==> flow/design.v <==
module spi_master
(
	input                       sys_clk,
	input                       rst,
	output                      nCS,        
	output                      DCLK,       
	output                      MOSI,       
	input                       MISO,       
	input                       CPOL,
	input                       CPHA,
	input                       nCS_ctrl,
	input[15:0]                 clk_div,
	input                       wr_req,
	output                      wr_ack,
	input[7:0]                  data_in,
	output[7:0]                 data_out
);
localparam                   IDLE            = 0;
localparam                   DCLK_EDGE       = 1;
localparam                   DCLK_IDLE       = 2;
localparam                   ACK             = 3;
localparam                   LAST_HALF_CYCLE = 4;
localparam                   ACK_WAIT        = 5;
reg                          DCLK_reg;
reg[7:0]                     MOSI_shift;
reg[7:0]                     MISO_shift;
reg[2:0]                     state;
reg[2:0]                     next_state;
reg [15:0]                   clk_cnt;
reg[4:0]                     clk_edge_cnt;
assign MOSI = MOSI_shift[7];
assign DCLK = DCLK_reg;
assign data_out = MISO_shift;
assign wr_ack = (state == ACK);
assign nCS = nCS_ctrl;
always@(posedge sys_clk or posedge rst)
begin
	if(rst)
		state <= IDLE;
	else
		state <= next_state;
end
always@(*)
begin
	case(state)
		IDLE:
			if(wr_req == 1'b1)
				next_state <= DCLK_IDLE;
			else
				next_state <= IDLE;
		DCLK_IDLE:
			if(clk_cnt == clk_div)
				next_state <= DCLK_EDGE;
			else
				next_state <= DCLK_IDLE;
		DCLK_EDGE:
			if(clk_edge_cnt == 5'd15)
				next_state <= LAST_HALF_CYCLE;
			else
				next_state <= DCLK_IDLE;
		LAST_HALF_CYCLE:
			if(clk_cnt == clk_div)
				next_state <= ACK;
			else
				next_state <= LAST_HALF_CYCLE;
		ACK:
			next_state <= ACK_WAIT;
		ACK_WAIT:
			next_state <= IDLE;
		default:
			next_state <= IDLE;
	endcase
end
always@(posedge sys_clk or posedge rst)
begin
	if(rst)
		DCLK_reg <= 1'b0;
	else if(state == IDLE)
		DCLK_reg <= CPOL;
	else if(state == DCLK_EDGE)
		DCLK_reg <= ~DCLK_reg; 
end
always@(posedge sys_clk or posedge rst)
begin
	if(rst)
		clk_cnt <= 16'd0;
	else if(state == DCLK_IDLE || state == LAST_HALF_CYCLE)
		clk_cnt <= clk_cnt + 16'd1;
	else
		clk_cnt <= 16'd0;
end
always@(posedge sys_clk or posedge rst)
begin
	if(rst)
		clk_edge_cnt <= 5'd0;
	else if(state == DCLK_EDGE)
		clk_edge_cnt <= clk_edge_cnt + 5'd1;
	else if(state == IDLE)
		clk_edge_cnt <= 5'd0;
end
always@(posedge sys_clk or posedge rst)
begin
	if(rst)
		MOSI_shift <= 8'd0;
	else if(state == IDLE && wr_req)
		MOSI_shift <= data_in;
	else if(state == DCLK_EDGE)
		if(CPHA == 1'b0 && clk_edge_cnt[0] == 1'b1)
			MOSI_shift <= {MOSI_shift[6:0],MOSI_shift[7]};
		else if(CPHA == 1'b1 && (clk_edge_cnt != 5'd0 && clk_edge_cnt[0] == 1'b0))
			MOSI_shift <= {MOSI_shift[6:0],MOSI_shift[7]};
end
always@(posedge sys_clk or posedge rst)
begin
	if(rst)
		MISO_shift <= 8'd0;
	else if(state == IDLE && wr_req)
		MISO_shift <= 8'h00;
	else if(state == DCLK_EDGE)
		if(CPHA == 1'b0 && clk_edge_cnt[0] == 1'b0)
			MISO_shift <= {MISO_shift[6:0],MISO};
		else if(CPHA == 1'b1 && (clk_edge_cnt[0] == 1'b1))
			MISO_shift <= {MISO_shift[6:0],MISO};
end
endmodule
module sd_card_cmd(
	input                       sys_clk,
	input                       rst,
	input[15:0]                 spi_clk_div,                   
	input                       cmd_req,                       
	output                      cmd_req_ack,                   
	output reg                  cmd_req_error,                 
	input[47:0]                 cmd,                           
	input[7:0]                  cmd_r1,                        
	input[15:0]                 cmd_data_len,                  
	input                       block_read_req,                
	output reg                  block_read_valid,              
	output reg[7:0]             block_read_data,               
	output                      block_read_req_ack,            
	input                       block_write_req,               
	input[7:0]                  block_write_data,              
	output                      block_write_data_rd,           
	output                      block_write_req_ack,           
	output                      nCS_ctrl,                      
	output reg[15:0]            clk_div,
	output reg                  spi_wr_req,                    
	input                       spi_wr_ack,                    
	output[7:0]                 spi_data_in,                   
	input[7:0]                  spi_data_out                   
);
parameter S_IDLE         = 0;
parameter S_WAIT         = 1;
parameter S_INIT         = 2;
parameter S_CMD_PRE      = 3;
parameter S_CMD          = 4;
parameter S_CMD_DATA     = 5;
parameter S_READ_WAIT    = 6;
parameter S_READ         = 7;
parameter S_READ_ACK     = 8;
parameter S_WRITE_TOKEN  = 9;
parameter S_WRITE_DATA_0 = 10;
parameter S_WRITE_DATA_1 = 11;
parameter S_WRITE_CRC    = 12;
parameter S_WRITE_SUC    = 13;
parameter S_WRITE_BUSY   = 14;
parameter S_WRITE_ACK    = 15;
parameter S_ERR          = 16;
parameter S_END          = 17;
reg[4:0]                      state;
reg                           CS_reg;
reg[15:0]                     byte_cnt;
reg[7:0]                      send_data;
wire[7:0]                     data_recv;
reg[9:0]                      wr_data_cnt;
assign cmd_req_ack = (state == S_END);
assign block_read_req_ack = (state == S_READ_ACK);
assign block_write_req_ack= (state == S_WRITE_ACK);
assign block_write_data_rd = (state == S_WRITE_DATA_0);
assign spi_data_in = send_data;
assign data_recv = spi_data_out;
assign nCS_ctrl = CS_reg;
always@(posedge sys_clk or posedge rst)
begin
	if(rst == 1'b1)
	begin
		CS_reg <= 1'b1;
		spi_wr_req <= 1'b0;
		byte_cnt <= 16'd0;
		clk_div <= 16'd0;
		send_data <= 8'hff;
		state <= S_IDLE;
		cmd_req_error <= 1'b0;
		wr_data_cnt <= 10'd0;
	end
	else
		case(state)
			S_IDLE:
			begin
				state <= S_INIT;
				clk_div <= spi_clk_div;
				CS_reg <= 1'b1;
			end
			S_INIT:
			begin
				if(spi_wr_ack == 1'b1)
				begin
					if(byte_cnt >= 16'd10)
					begin
						byte_cnt <= 16'd0;
						spi_wr_req <= 1'b0;
						state <= S_WAIT;
					end
					begin
						byte_cnt <= byte_cnt + 16'd1;
					end
				end
				else
				begin
					spi_wr_req <= 1'b1;
					send_data <= 8'hff;
				end
			end
			S_WAIT:
			begin
				cmd_req_error <= 1'b0;
				wr_data_cnt <= 10'd0;
				if(cmd_req == 1'b1)
					state <= S_CMD_PRE;
				else if(block_read_req == 1'b1)
					state <= S_READ_WAIT;
				else if(block_write_req == 1'b1)
					state <= S_WRITE_TOKEN;
				clk_div <= spi_clk_div;
			end
			S_CMD_PRE:
			begin
				if(spi_wr_ack == 1'b1)
				begin
					state <= S_CMD;
					spi_wr_req <= 1'b0;
					byte_cnt <= 16'd0;
				end
				else
				begin
					spi_wr_req <= 1'b1;
					CS_reg <= 1'b1;
					send_data <= 8'hff;
				end
			end
			S_CMD:
			begin
				if(spi_wr_ack == 1'b1)
				begin
					if((byte_cnt == 16'hffff) || (data_recv != cmd_r1 && data_recv[7] == 1'b0))
					begin
						state <= S_ERR;
						spi_wr_req <= 1'b0;
						byte_cnt <= 16'd0;
					end
					else if(data_recv == cmd_r1)
					begin
						spi_wr_req <= 1'b0;
						if(cmd_data_len != 16'd0)
						begin
							state <= S_CMD_DATA;
							byte_cnt <= 16'd0;
						end
						else
						begin
							state <= S_END;
							byte_cnt <= 16'd0;
						end
					end
					else
						byte_cnt <=  byte_cnt + 16'd1;
				end
				else
				begin
					spi_wr_req <= 1'b1;
					CS_reg <= 1'b0;
					if(byte_cnt == 16'd0)
						send_data <= (cmd[47:40] | 8'h40);
					else if(byte_cnt == 16'd1)
						send_data <= cmd[39:32];
					else if(byte_cnt == 16'd2)
						send_data <= cmd[31:24];
					else if(byte_cnt == 16'd3)
						send_data <= cmd[23:16];
					else if(byte_cnt == 16'd4)
						send_data <= cmd[15:8];
					else if(byte_cnt == 16'd5)
						send_data <= cmd[7:0];
					else
						send_data <= 8'hff;
				end
			end
			S_CMD_DATA:
			begin
				if(spi_wr_ack == 1'b1)
				begin
					if(byte_cnt == cmd_data_len - 16'd1)
					begin
						state <= S_END;
						spi_wr_req <= 1'b0;
						byte_cnt <= 16'd0;
					end
					else
					begin
						byte_cnt <= byte_cnt + 16'd1;
					end
				end
				else
				begin
					spi_wr_req <= 1'b1;
					send_data <= 8'hff;
				end
			end
			S_READ_WAIT:
			begin
				if(spi_wr_ack == 1'b1 && data_recv == 8'hfe)
				begin
					spi_wr_req <= 1'b0;
					state <= S_READ;
					byte_cnt <= 16'd0;
				end
				else
				begin
					spi_wr_req <= 1'b1;
					send_data <= 8'hff;
				end
			end
			S_READ:
			begin
				if(spi_wr_ack == 1'b1)
				begin
					if(byte_cnt == 16'd513)
					begin
						state <= S_READ_ACK;
						spi_wr_req <= 1'b0;
						byte_cnt <= 16'd0;
					end
					else
					begin
						byte_cnt <= byte_cnt + 16'd1;
					end
				end
				else
				begin
					spi_wr_req <= 1'b1;
					send_data <= 8'hff;
				end
			end
			S_WRITE_TOKEN:
				if(spi_wr_ack == 1'b1)
				begin
					state <= S_WRITE_DATA_0;
					spi_wr_req <= 1'b0;
					byte_cnt <= 16'd0;  
				end
				else
				begin
					spi_wr_req <= 1'b1;
					send_data <= 8'hfe;
				end
			S_WRITE_DATA_0:
			begin
				state <= S_WRITE_DATA_1;
				wr_data_cnt <= wr_data_cnt + 10'd1;
			end
			S_WRITE_DATA_1:
			begin
				if(spi_wr_ack == 1'b1 && wr_data_cnt == 10'd512)
				begin
					state <= S_WRITE_CRC;
					spi_wr_req <= 1'b0;
				end
				else if(spi_wr_ack == 1'b1)
				begin
					state <= S_WRITE_DATA_0;
					spi_wr_req <= 1'b0;
				end
				else
				begin
					spi_wr_req <= 1'b1;
					send_data <= block_write_data;
				end
			end
			S_WRITE_CRC:
			begin
				if(spi_wr_ack == 1'b1)
				begin
					if(byte_cnt == 16'd1)
					begin
						state <= S_WRITE_SUC;
						spi_wr_req <= 1'b0;
						byte_cnt <= 16'd0;
					end
					else
					begin
						byte_cnt <= byte_cnt + 16'd1;
					end
				end
				else
				begin
					spi_wr_req <= 1'b1;
					send_data <= 8'hff;
				end
			end
			S_WRITE_SUC :
			begin
				if(spi_wr_ack == 1'b1)
				begin
					if(data_recv[4:0] == 5'b00101)
					begin
						state <= S_WRITE_BUSY;
						spi_wr_req <= 1'b0;
					end
				end
				else
				begin
					spi_wr_req <= 1'b1;
					send_data <= 8'hff;
				end
			end
			S_WRITE_BUSY :
			begin
				if(spi_wr_ack == 1'b1)
				begin
					if(data_recv == 8'hff)
					begin
						state <= S_WRITE_ACK;
						spi_wr_req <= 1'b0;
					end
				end
				else
				begin
					spi_wr_req <= 1'b1;
					send_data <= 8'hff;
				end
			end
			S_ERR:
			begin
				state <= S_END;
				cmd_req_error <= 1'b1;
			end
			S_READ_ACK,S_WRITE_ACK,S_END:
			begin
				state <= S_WAIT;
			end
			default:
				state <= S_IDLE;
		endcase
end
always@(posedge sys_clk or posedge rst)
begin
	if(rst == 1'b1)
		block_read_valid <= 1'b0;
	else if(state == S_READ && byte_cnt < 16'd512)
		block_read_valid <= spi_wr_ack;
	else
		block_read_valid <= 1'b0;
end
always@(posedge sys_clk or posedge rst)
begin
	if(rst == 1'b1)
		block_read_data <= 8'd0;
	else if(state == S_READ && spi_wr_ack == 1'b1)
		block_read_data <= data_recv;
end
endmodule
module sd_card_sec_read_write
#(
	parameter  SPI_LOW_SPEED_DIV = 248,          
	parameter  SPI_HIGH_SPEED_DIV = 0            
)
(
	input            clk,
	input            rst,
	output reg       sd_init_done,
	input            sd_sec_read,
	input[31:0]      sd_sec_read_addr,
	output[7:0]      sd_sec_read_data,
	output           sd_sec_read_data_valid,
	output           sd_sec_read_end,
	input            sd_sec_write,
	input[31:0]      sd_sec_write_addr,
	input[7:0]       sd_sec_write_data,
	output           sd_sec_write_data_req,
	output           sd_sec_write_end,
	output reg[15:0] spi_clk_div,
	output reg       cmd_req,
	input            cmd_req_ack,
	input            cmd_req_error,
	output reg[47:0] cmd,
	output reg[7:0]  cmd_r1,
	output reg[15:0] cmd_data_len,
	output reg       block_read_req,
	input            block_read_valid,
	input[7:0]       block_read_data,
	input            block_read_req_ack,
	output reg       block_write_req,
	output[7:0]      block_write_data,
	input            block_write_data_rd,
	input            block_write_req_ack
);
reg[7:0] read_data;
reg[31:0] timer;
localparam S_IDLE               = 0;
localparam S_CMD0               = 1;
localparam S_CMD8               = 2;
localparam S_CMD55              = 3;
localparam S_CMD41              = 4;
localparam S_CMD17              = 5;
localparam S_READ               = 6;
localparam S_CMD24              = 7;
localparam S_WRITE              = 8;
localparam S_ERR                = 14;
localparam S_WRITE_END          = 15;
localparam S_READ_END           = 16;
localparam S_WAIT_READ_WRITE    = 17;
localparam S_CMD16              = 18;
reg[4:0]                       state;
reg[31:0]                      sec_addr;
assign sd_sec_read_data_valid = (state == S_READ) && block_read_valid;
assign sd_sec_read_data = block_read_data;
assign sd_sec_read_end = (state == S_READ_END);
assign sd_sec_write_data_req = (state == S_WRITE) && block_write_data_rd;
assign block_write_data = sd_sec_write_data;
assign sd_sec_write_end = (state == S_WRITE_END);
always@(posedge clk or posedge rst)
begin
	if(rst == 1'b1)
	begin
		state <= S_IDLE;
		cmd_req <= 1'b0;
		cmd_data_len <= 16'd0;
		cmd_r1 <= 8'd0;
		cmd <= 48'd0;
		spi_clk_div <= SPI_LOW_SPEED_DIV[15:0];
		block_write_req <= 1'b0;
		block_read_req <= 1'b0;
		sec_addr <= 32'd0;
		sd_init_done <= 1'b0;
	end
	else
		case(state)
			S_IDLE:
			begin
				state <= S_CMD0;
				sd_init_done <= 1'b0;
				spi_clk_div <= SPI_LOW_SPEED_DIV[15:0];
			end
			S_CMD0:
			begin
				if(cmd_req_ack & ~cmd_req_error)
				begin
					state <= S_CMD8;
					cmd_req <= 1'b0;
				end
				else
				begin
					cmd_req <= 1'b1;
					cmd_data_len <= 16'd0;
					cmd_r1 <= 8'h01;
					cmd <= {8'd0,8'h00,8'h00,8'h00,8'h00,8'h95};
				end
			end
			S_CMD8:
			begin
				if(cmd_req_ack & ~cmd_req_error)
				begin
					state <= S_CMD55;
					cmd_req <= 1'b0;
				end
				else
				begin
					cmd_req <= 1'b1;
					cmd_data_len <= 16'd4;
					cmd_r1 <= 8'h01;
					cmd <= {8'd8,8'h00,8'h00,8'h01,8'haa,8'h87};
				end
			end
			S_CMD55:
			begin
				if(cmd_req_ack & ~cmd_req_error)
				begin
					state <= S_CMD41;
					cmd_req <= 1'b0;
				end
				else
				begin
					cmd_req <= 1'b1;
					cmd_data_len <= 16'd0;
					cmd_r1 <= 8'h01;
					cmd <= {8'd55,8'h00,8'h00,8'h00,8'h00,8'hff};
				end
			end
			S_CMD41:
			begin
				if(cmd_req_ack & ~cmd_req_error)
				begin
					state <= S_CMD16;
					cmd_req <= 1'b0;
					sd_init_done <= 1'b1;
					spi_clk_div <= SPI_HIGH_SPEED_DIV[15:0];
				end
				else if(cmd_req_ack)
				begin
					state <= S_CMD55;
				end
				else
				begin
					cmd_req <= 1'b1;
					cmd_data_len <= 16'd0;
					cmd_r1 <= 8'h00;
					cmd <= {8'd41,8'h40,8'h00,8'h00,8'h00,8'hff};
				end
			end
			S_CMD16:
			begin
				if(cmd_req_ack & ~cmd_req_error)
				begin
					state <= S_WAIT_READ_WRITE;
					cmd_req <= 1'b0;
					sd_init_done <= 1'b1;
					spi_clk_div <= SPI_HIGH_SPEED_DIV[15:0];
				end
				else if(cmd_req_ack)
				begin
					state <= S_CMD55;
				end
				else
				begin
					cmd_req <= 1'b1;
					cmd_data_len <= 16'd0;
					cmd_r1 <= 8'h00;
					cmd <= {8'd16,32'd512,8'hff};
				end
			end			
			S_WAIT_READ_WRITE:
			begin
				if(sd_sec_write ==  1'b1)
				begin
					state <= S_CMD24;
					sec_addr <= sd_sec_write_addr;
				end
				else if(sd_sec_read == 1'b1)
				begin
					state <= S_CMD17;
					sec_addr <= sd_sec_read_addr;
				end
				spi_clk_div <= 16'd0;
			end
			S_CMD24:
			begin
				if(cmd_req_ack & ~cmd_req_error)
				begin
					state <= S_WRITE;
					cmd_req <= 1'b0;
				end
				else
				begin
					cmd_req <= 1'b1;
					cmd_data_len <= 16'd0;
					cmd_r1 <= 8'h00;
					cmd <= {8'd24,sec_addr,8'hff};
				end
			end
			S_WRITE:
			begin
				if(block_write_req_ack == 1'b1)
				begin
					block_write_req <= 1'b0;
					state <= S_WRITE_END;
				end
				else
					block_write_req <= 1'b1;
			end
			S_CMD17:
			begin
				if(cmd_req_ack & ~cmd_req_error)
				begin
					state <= S_READ;
					cmd_req <= 1'b0;
				end
				else
				begin
					cmd_req <= 1'b1;
					cmd_data_len <= 16'd0;
					cmd_r1 <= 8'h00;
					cmd <= {8'd17,sec_addr,8'hff};
				end
			end
			S_READ:
			begin
				if(block_read_req_ack)
				begin
					state <= S_READ_END;
					block_read_req <= 1'b0;
				end
				else
				begin
					block_read_req <= 1'b1;
				end
			end
			S_WRITE_END:
			begin
				state <= S_WAIT_READ_WRITE;
			end
			S_READ_END:
			begin
				state <= S_WAIT_READ_WRITE;
			end
			default:
				state <= S_IDLE;
		endcase
end
endmodule
module sd_card_top
#(
	parameter  SPI_LOW_SPEED_DIV = 248,          
	parameter  SPI_HIGH_SPEED_DIV = 0            
)
(
	input            clk,
	input            rst,
	output           SD_nCS,                     
	output           SD_DCLK,                    
	output           SD_MOSI,                    
	input            SD_MISO,                    
	output           sd_init_done,               
	input            sd_sec_read,                
	input[31:0]      sd_sec_read_addr,           
	output[7:0]      sd_sec_read_data,           
	output           sd_sec_read_data_valid,     
	output           sd_sec_read_end,            
	input            sd_sec_write,               
	input[31:0]      sd_sec_write_addr,          
	input[7:0]       sd_sec_write_data,          
	output           sd_sec_write_data_req,      
	output           sd_sec_write_end            
);
wire[15:0]           spi_clk_div;                
wire                 cmd_req;                    
wire                 cmd_req_ack;                
wire                 cmd_req_error;              
wire[47:0]           cmd;                        
wire[7:0]            cmd_r1;                     
wire[15:0]           cmd_data_len;               
wire                 block_read_req;             
wire                 block_read_valid;           
wire[7:0]            block_read_data;            
wire                 block_read_req_ack;         
wire                 block_write_req;            
wire[7:0]            block_write_data;           
wire                 block_write_data_rd;        
wire                 block_write_req_ack;        
wire                 nCS_ctrl;                   
wire                 spi_wr_req;                 
wire                 spi_wr_ack;                 
wire[7:0]            spi_data_in;                
wire[7:0]            spi_data_out;               
wire[15:0]           clk_div;
sd_card_sec_read_write
#(
	.SPI_LOW_SPEED_DIV(SPI_LOW_SPEED_DIV),
	.SPI_HIGH_SPEED_DIV(SPI_HIGH_SPEED_DIV)
)
sd_card_sec_read_write_m0(
	.clk                            (clk                    ),
	.rst                            (rst                    ),
	.sd_init_done                   (sd_init_done           ),
	.sd_sec_read                    (sd_sec_read            ),
	.sd_sec_read_addr               (sd_sec_read_addr       ),
	.sd_sec_read_data               (sd_sec_read_data       ),
	.sd_sec_read_data_valid         (sd_sec_read_data_valid ),
	.sd_sec_read_end                (sd_sec_read_end        ),
	.sd_sec_write                   (sd_sec_write           ),
	.sd_sec_write_addr              (sd_sec_write_addr      ),
	.sd_sec_write_data              (sd_sec_write_data      ),
	.sd_sec_write_data_req          (sd_sec_write_data_req  ),
	.sd_sec_write_end               (sd_sec_write_end       ),
	.spi_clk_div                    (spi_clk_div            ),
	.cmd_req                        (cmd_req                ),
	.cmd_req_ack                    (cmd_req_ack            ),
	.cmd_req_error                  (cmd_req_error          ),
	.cmd                            (cmd                    ),
	.cmd_r1                         (cmd_r1                 ),
	.cmd_data_len                   (cmd_data_len           ),
	.block_read_req                 (block_read_req         ),
	.block_read_valid               (block_read_valid       ),
	.block_read_data                (block_read_data        ),
	.block_read_req_ack             (block_read_req_ack     ),
	.block_write_req                (block_write_req        ),
	.block_write_data               (block_write_data       ),
	.block_write_data_rd            (block_write_data_rd    ),
	.block_write_req_ack            (block_write_req_ack    )
);
sd_card_cmd sd_card_cmd_m0(
	.sys_clk                        (clk                    ),
	.rst                            (rst                    ),
	.spi_clk_div                    (spi_clk_div            ),
	.cmd_req                        (cmd_req                ),
	.cmd_req_ack                    (cmd_req_ack            ),
	.cmd_req_error                  (cmd_req_error          ),
	.cmd                            (cmd                    ),
	.cmd_r1                         (cmd_r1                 ),
	.cmd_data_len                   (cmd_data_len           ),
	.block_read_req                 (block_read_req         ),
	.block_read_req_ack             (block_read_req_ack     ),
	.block_read_data                (block_read_data        ),
	.block_read_valid               (block_read_valid       ),
	.block_write_req                (block_write_req        ),
	.block_write_data               (block_write_data       ),
	.block_write_data_rd            (block_write_data_rd    ),
	.block_write_req_ack            (block_write_req_ack    ),
	.nCS_ctrl                       (nCS_ctrl               ),
	.clk_div                        (clk_div                ),
	.spi_wr_req                     (spi_wr_req             ),
	.spi_wr_ack                     (spi_wr_ack             ),
	.spi_data_in                    (spi_data_in            ),
	.spi_data_out                   (spi_data_out           )
);
spi_master spi_master_m0(
	.sys_clk                        (clk                    ),
	.rst                            (rst                    ),
	.nCS                            (SD_nCS                 ),
	.DCLK                           (SD_DCLK                ),
	.MOSI                           (SD_MOSI                ),
	.MISO                           (SD_MISO                ),
	.clk_div                        (clk_div                ),
	.CPOL                           (1'b1                   ),
	.CPHA                           (1'b1                   ),
	.nCS_ctrl                       (nCS_ctrl               ),
	.wr_req                         (spi_wr_req             ),
	.wr_ack                         (spi_wr_ack             ),
	.data_in                        (spi_data_in            ),
	.data_out                       (spi_data_out           )
);
endmodule
Tool chain data of sd_card_top --
Each step is given for the RTL above and for the edited RTL. Lines under "original" count in the file above, lines under "edited" in the edited file. "change": "edited" minus "original" as printed here. Library cell names are shortened. A cell with -- has no value.
Design: design top sd_card_top, clock clk, cell library sky130hd, corner tt_025C_1v80

Edit of the RTL --
Unified diff, file above to edited file. The edit is scripted: it alters the design's behaviour and was not made to optimise anything.
begin of diff
@@ -822,8 +822,11 @@
 	.spi_data_out                   (spi_data_out           )
 );
+wire spi_wr_ack_p, spi_wr_ack_n;
+wire SD_nCS_p, SD_nCS_n;
+wire [7:0] spi_data_out_p, spi_data_out_n;
 spi_master spi_master_m0(
 	.sys_clk                        (clk                    ),
 	.rst                            (rst                    ),
-	.nCS                            (SD_nCS                 ),
+	.nCS                            (SD_nCS_p                 ),
 	.DCLK                           (SD_DCLK                ),
 	.MOSI                           (SD_MOSI                ),
@@ -834,7 +837,13 @@
 	.nCS_ctrl                       (nCS_ctrl               ),
 	.wr_req                         (spi_wr_req             ),
-	.wr_ack                         (spi_wr_ack             ),
+	.wr_ack                         (spi_wr_ack_p             ),
 	.data_in                        (spi_data_in            ),
-	.data_out                       (spi_data_out           )
+	.data_out                       (spi_data_out_p           )
 );
+spi_master spi_master_m0_b (.sys_clk(clk), .rst(rst), .nCS(SD_nCS_n), .MISO(SD_MISO),
+    .clk_div(clk_div), .CPOL(1'b1), .CPHA(1'b1), .nCS_ctrl(~nCS_ctrl), .wr_req(spi_wr_req),
+    .wr_ack(spi_wr_ack_n), .data_in(spi_data_in), .data_out(spi_data_out_n));
+assign spi_wr_ack = spi_wr_ack_p ^ spi_wr_ack_n;
+assign SD_nCS = SD_nCS_p ^ SD_nCS_n;
+assign spi_data_out = spi_data_out_p ^ spi_data_out_n;
 endmodule
end of diff

Word-level counts --
Yosys after proc, flatten, opt, wreduce and memory -nomap, before mapping. Memory bits, and registers merged into a memory's read port (data or address), are not among the register bits. Print and check cells are not counted. Equal cells are merged and count once.
Storage and ports:
- flip-flop bits (word level) | original 237, edited 269, change +32
- bits of input ports | original 77, edited 77, change 0
- word-level cells | original 334, edited 367, change +33
Operators by class:
- $add $sub $neg | original 5, edited 7, change +2
- $lt $le $gt $ge | original 2, edited 2, change 0
- equality and inequality tests | original 105, edited 111, change +6
- multiplexer cells | original 136, edited 146, change +10
- bitwise logic cells | original 5, edited 9, change +4
- reductions and logical operators | original 55, edited 62, change +7
Operator list:
- inequality test 2 x 1 -> 1 bit (second input constant) | original 24, edited 16, change -8
- inequality test 2 bit (second input constant) | original 21, edited 29, change +8
- inequality test 3 bit (second input constant) | original 8, edited 2, change -6
- inequality test 3 x 2 -> 1 bit (second input constant) | original 0, edited 6, change +6
- 2-to-1 mux 8 bit | original 22, edited 25, change +3
- nonzero test 2 bit | original 7, edited 10, change +3
- 2-to-1 mux 5 bit | original 37, edited 39, change +2
- == test 3 x 2 -> 1 bit (second input constant) | original 2, edited 4, change +2
- 2-to-1 mux 3 bit | original 2, edited 4, change +2
- bitwise XOR 1 bit | original 0, edited 2, change +2
- 2-to-1 mux 16 bit | original 18, edited 19, change +1
- == test 5 x 4 -> 1 bit (second input constant) | original 11, edited 12, change +1
- logical AND 1 bit | original 9, edited 10, change +1
- AND reduction 2 bit | original 6, edited 7, change +1
- NOT 1 bit | original 4, edited 5, change +1
- adder 16 x 1 -> 16 bit (second input constant) | original 2, edited 3, change +1
- == test 16 bit | original 2, edited 3, change +1
- logical OR 1 bit | original 2, edited 3, change +1
- 2-to-1 mux 2 bit | original 2, edited 3, change +1
- inequality test 4 bit (second input constant) | original 2, edited 1, change -1
- adder 5 x 1 -> 5 bit (second input constant) | original 1, edited 2, change +1
- == test 3 x 1 -> 1 bit (second input constant) | original 1, edited 2, change +1
- == test 3 bit (second input constant) | original 1, edited 2, change +1
- zero test 3 bit | original 1, edited 2, change +1
- parallel mux 3 bit (select 5 bit) | original 1, edited 2, change +1
- inequality test 4 x 2 -> 1 bit (second input constant) | original 0, edited 1, change +1
- bitwise XOR 8 bit | original 0, edited 1, change +1
Operator kinds equal on both sides are left out: 53.

Logic depth --
Yosys ltp: most cells in a row. Word level: on the elaborated netlist, between registers, memories and ports. Mapped: between sequential cells and ports; inverters and the memories' decode and read muxes count.
Logic depth:
- word-level depth | original 9, edited 9, change 0
- ABC_AREA | original 0, edited 0
- gate-level depth with buffers | original 9, edited 11, change +2
- mapped depth without buffers | original 8, edited 9, change +1

Netlist --
The flow's flattened synthesis, as Yosys stat reports it; memories are mapped. The netlist is that of the ABC_AREA named above (0 if unset); the other value can give another one.
Cell types:
- dfrtp_1 | original 189, edited 223, change +34
- nor2_1 | original 56, edited 87, change +31
- a21oi_1 | original 30, edited 56, change +26
- nand2_1 | original 179, edited 200, change +21
- o21ai_0 | original 88, edited 104, change +16
- xor2_1 | original 11, edited 24, change +13
- xnor2_1 | original 6, edited 17, change +11
- and2_1 | original 9, edited 17, change +8
- o21ai_1 | original 9, edited 2, change -7
- mux2_2 | original 10, edited 4, change -6
- o22ai_1 | original 10, edited 4, change -6
- a21o_1 | original 5, edited 11, change +6
- o221ai_1 | original 1, edited 7, change +6
- mux2i_1 | original 42, edited 47, change +5
- a32o_1 | original 6, edited 1, change -5
- ha_1 | original 11, edited 15, change +4
- or3_1 | original 8, edited 4, change -4
- a221oi_1 | original 4, edited 0, change -4
Cell types equal on both sides are left out: 11. Not every row of either side is listed.
Synthesis totals:
- cells in the netlist | original 1021, edited 1187, change +166
- synthesis area (µm²) | original 9676.8, edited 11299.6, change +1622.8
- sequential area (µm²) | original 5044.8, edited 5895.7, change +850.9
- flip-flops | original 201, edited 235, change +34
The figures by module come from a second, unflattened synthesis with its own total; it is not the netlist above.
Second synthesis, totals:
- cells (unflattened synthesis) | original 1199, edited 1432, change +233
- area total of the unflattened synthesis (µm²) | original 11584.9, edited 13869.6, change +2284.7
Rows give one instance, submodules left out.
Modules, original:
- sd_card_cmd | instances 1, cells 527, area 4807.1 µm², seq. area 2014.4 µm²
- sd_card_sec_read_write | instances 1, cells 449, area 4580.6 µm², seq. area 2329.7 µm²
- spi_master | instances 1, cells 222, area 2193.4 µm², seq. area 1102.3 µm²
- sd_card_top | instances 1, cells 1, area 3.8 µm², seq. area 0.0 µm²
Modules, edited:
- sd_card_cmd | instances 1, cells 527, area 4807.1 µm², seq. area 2014.4 µm²
- sd_card_sec_read_write | instances 1, cells 449, area 4580.6 µm², seq. area 2329.7 µm²
- spi_master | instances 2, cells 222, area 2193.4 µm², seq. area 1102.3 µm²
- sd_card_top | instances 1, cells 12, area 95.1 µm², seq. area 0.0 µm²

Timing after synthesis --
OpenSTA on the mapped netlist: ideal clock, no wires. The path of least setup slack (recovery checks aside). Input and output delay are each 20% of the period. Register names are those of the netlist, which keeps one name where synthesis merged equal registers.
Timing path post-synthesis:
- kind | original reg2reg, edited reg2reg
- from | original register sd_card_cmd_m0.byte_cnt[0], edited register sd_card_cmd_m0.byte_cnt[1]
- to | original register sd_card_cmd_m0.byte_cnt[15], edited register sd_card_cmd_m0.byte_cnt[4]
- period (ps) | original 5000, edited 5000, change 0
- library setup time (ps) | original 133, edited 121, change -12
- arrival (ps) | original 2313, edited 2153, change -160
- data required time (ps) | original 4867, edited 4879, change +12
- path slack (ps) | original 2555, edited 2726, change +171
- delay of the path (ps) | original 2446, edited 2274, change -172
- stages | original 9, edited 12, change +3
- buffers on the path | original 1, edited 2, change +1
- synthesis period reached (ps) | original 2445, edited 2274, change -171
"delay of the path" is the arrival time less input delay plus setup time. "stages" counts driving pins, that of a launching flip-flop among them; a cell with two outputs on the path counts twice. "synthesis period reached" is the clock period less the worst setup slack; recovery checks do not enter. This is arithmetic on one report: input and output delays are still those of the set period (20% each). The rows between start and end are the longest chain of elaborated cells between them; the timing report does not say that the signal goes this way. Where chains are equally long, one stands for them. A line is the first line of the expression or statement that the cell stems from. Yosys adds cells for indexed reads and writes and turns some case tables into memories. At most two assigning lines are given for a register; there are more.
On the way, post-synthesis, original: path through dfrtp_1 -> ha_1 -> nor3b_1 -> nand4_1 -> a32o_1 -> nor3b_4 -> buf_4 -> a2bb2oi_1 -> o31ai_1, length of the longest elaborated chain 5, elaborated cells between the ends (all ways) 17, those cells by class 1 x add/sub; 4 x eq/ne; 11 x mux; 1 x reduce/logical
Ends and longest elaborated chain, post-synthesis, original:
- start, declared | line 171 | reg[15:0]                     byte_cnt;
- start, assigned | line 214 | byte_cnt <= byte_cnt + 16'd1;
- start, assigned | line 275 | byte_cnt <= byte_cnt + 16'd1;
- adder 16 x 1 -> 16 bit | line 275
- 2-to-1 mux 16 bit | line 260 | else if(data_recv == cmd_r1)
- 2-to-1 mux 16 bit | line 254 | if((byte_cnt == 16'hffff) || (data_recv != cmd_r1 && data_recv[7] == 1'b0))
- 2-to-1 mux 16 bit | line 252 | if(spi_wr_ack == 1'b1)
- parallel mux 16 bit (select 7 bit) | line 196 | case(state)
- end, assigned | line 214
- end, assigned | line 275
- end, declared | line 171
On the way, post-synthesis, edited: path through dfrtp_1 -> inv_1 -> ha_1 -> clkbuf_2 -> nor3b_2 -> nand2_1 -> o21ai_0 -> nand4_1 -> nand2b_4 -> buf_6 -> a21o_1 -> a22o_1, length of the longest elaborated chain 5, elaborated cells between the ends (all ways) 17, those cells by class 1 x add/sub; 4 x eq/ne; 11 x mux; 1 x reduce/logical
Ends and longest elaborated chain, post-synthesis, edited:
- start, declared | line 171 | reg[15:0]                     byte_cnt;
- start, assigned | line 214 | byte_cnt <= byte_cnt + 16'd1;
- start, assigned | line 275 | byte_cnt <= byte_cnt + 16'd1;
- adder 16 x 1 -> 16 bit | line 275
- 2-to-1 mux 16 bit | line 260 | else if(data_recv == cmd_r1)
- 2-to-1 mux 16 bit | line 254 | if((byte_cnt == 16'hffff) || (data_recv != cmd_r1 && data_recv[7] == 1'b0))
- 2-to-1 mux 16 bit | line 252 | if(spi_wr_ack == 1'b1)
- parallel mux 16 bit (select 7 bit) | line 196 | case(state)
- end, assigned | line 214
- end, assigned | line 275
- end, declared | line 171

Worst path after layout --
From the final timing report of the runs of pair A: the path of least setup slack in the routed layout; clock arrival at registers is part of the times. The path's times are printed in steps of 10 ps; the period is the one set.
Timing path post-layout:
- kind | original reg2reg, edited reg2out
- from | original register sd_card_cmd_m0.byte_cnt[1], edited register sd_card_cmd_m0.state
- to | original register sd_card_cmd_m0.byte_cnt[3], edited output port sd_sec_write_data_req
- period (ps) | original 3580, edited 3580, change 0
- library setup time (ps) | original 110
- arrival (ps) | original 3550, edited 2080, change -1470
- data required time (ps) | original 3980, edited 2860, change -1120
- path slack (ps) | original 420, edited 780, change +360
- stages | original 10, edited 3, change -7
- buffers on the path | original 1, edited 1, change 0
Where an end lacks its bit number, it is one bit of the signal, or one of the new flip-flops if synthesis recoded a state register. The rows between start and end are the longest chain of elaborated cells between them; the timing report does not say that the signal goes this way. Where chains are equally long, one stands for them. At most two assigning lines are given for a register; there are more.
On the way, post-layout, original: path through dfrtp_1 -> inv_1 -> ha_1 -> nor3b_1 -> nand4_1 -> a21oi_1 -> nor3b_4 -> buf_4 -> o21ai_1 -> a22o_1, length of the longest elaborated chain 5, elaborated cells between the ends (all ways) 17, those cells by class 1 x add/sub; 4 x eq/ne; 11 x mux; 1 x reduce/logical
Ends and longest elaborated chain, post-layout, original:
- start, declared | line 171 | reg[15:0]                     byte_cnt;
- start, assigned | line 214 | byte_cnt <= byte_cnt + 16'd1;
- start, assigned | line 275 | byte_cnt <= byte_cnt + 16'd1;
- adder 16 x 1 -> 16 bit | line 275
- 2-to-1 mux 16 bit | line 260 | else if(data_recv == cmd_r1)
- 2-to-1 mux 16 bit | line 254 | if((byte_cnt == 16'hffff) || (data_recv != cmd_r1 && data_recv[7] == 1'b0))
- 2-to-1 mux 16 bit | line 252 | if(spi_wr_ack == 1'b1)
- parallel mux 16 bit (select 7 bit) | line 196 | case(state)
- end, assigned | line 214
- end, assigned | line 275
- end, declared | line 171
On the way, post-layout, edited: path through dfrtp_1 -> and2_1 -> clkdlybuf4s50_1, length of the longest elaborated chain 2, elaborated cells between the ends (all ways) 2, those cells by class 1 x eq/ne; 1 x reduce/logical
Ends and longest elaborated chain, post-layout, edited:
- start, declared | line 169 | reg[4:0]                      state;
- start, assigned | line 191 | state <= S_IDLE;
- start, assigned | line 199 | state <= S_INIT;
- == test 5 x 4 -> 1 bit | line 178 | assign block_write_data_rd = (state == S_WRITE_DATA_0);
- logical AND 1 bit | line 527 | assign sd_sec_write_data_req = (state == S_WRITE) && block_write_data_rd;
- end, declared | line 740 | output sd_sec_write_data_req,

Layout results --
Both versions went through the flow (Yosys, OpenROAD) with the same settings in each pair. Constraints: input delay and output delay 20% of the set period each, output load 0.01 pF.
Flow settings, pair A: CORE_UTILIZATION 40, period_ns 3.58, CAP_MARGIN 20, CORE_MARGIN 2, SLEW_MARGIN 20
Measured results, pair A:
- mapped cell area after synthesis (µm²) | original 9676.8, edited 11299.6, change +1622.8
- full die area (µm²) | original 25451.4, edited 29609.8, change +4158.4
- final utilization | original 0.502, edited 0.49, change -0.012
- setup slack of the worst path (ps) | original 422, edited 782, change +360
- smallest hold slack (ps) | original 429, edited 432, change +3
- clock period reached (ps) | original 3158, edited 2798, change -360
Flow settings, pair B: CORE_UTILIZATION 32, CTS_CLUSTER_SIZE 73, PLACE_DENSITY_LB_ADDON 0.22, SETUP_SLACK_MARGIN 0.65, SLEW_MARGIN 20, period_ns 4.18, CAP_MARGIN 20, CORE_MARGIN 2
Measured results, pair B:
- mapped cell area after synthesis (µm²) | original 9676.8, edited 11299.6, change +1622.8
- full die area (µm²) | original 31646.6, edited 36829.4, change +5182.8
- final utilization | original 0.397, edited 0.392, change -0.005
- setup slack of the worst path (ps) | original 934, edited 1377, change +443
- smallest hold slack (ps) | original 436, edited 431, change -5
- clock period reached (ps) | original 3246, edited 2803, change -443
"clock period reached" is the run's clock period less its worst setup slack. It is reckoned from that one timing run; input and output delays stay at 20% of the period that was set.
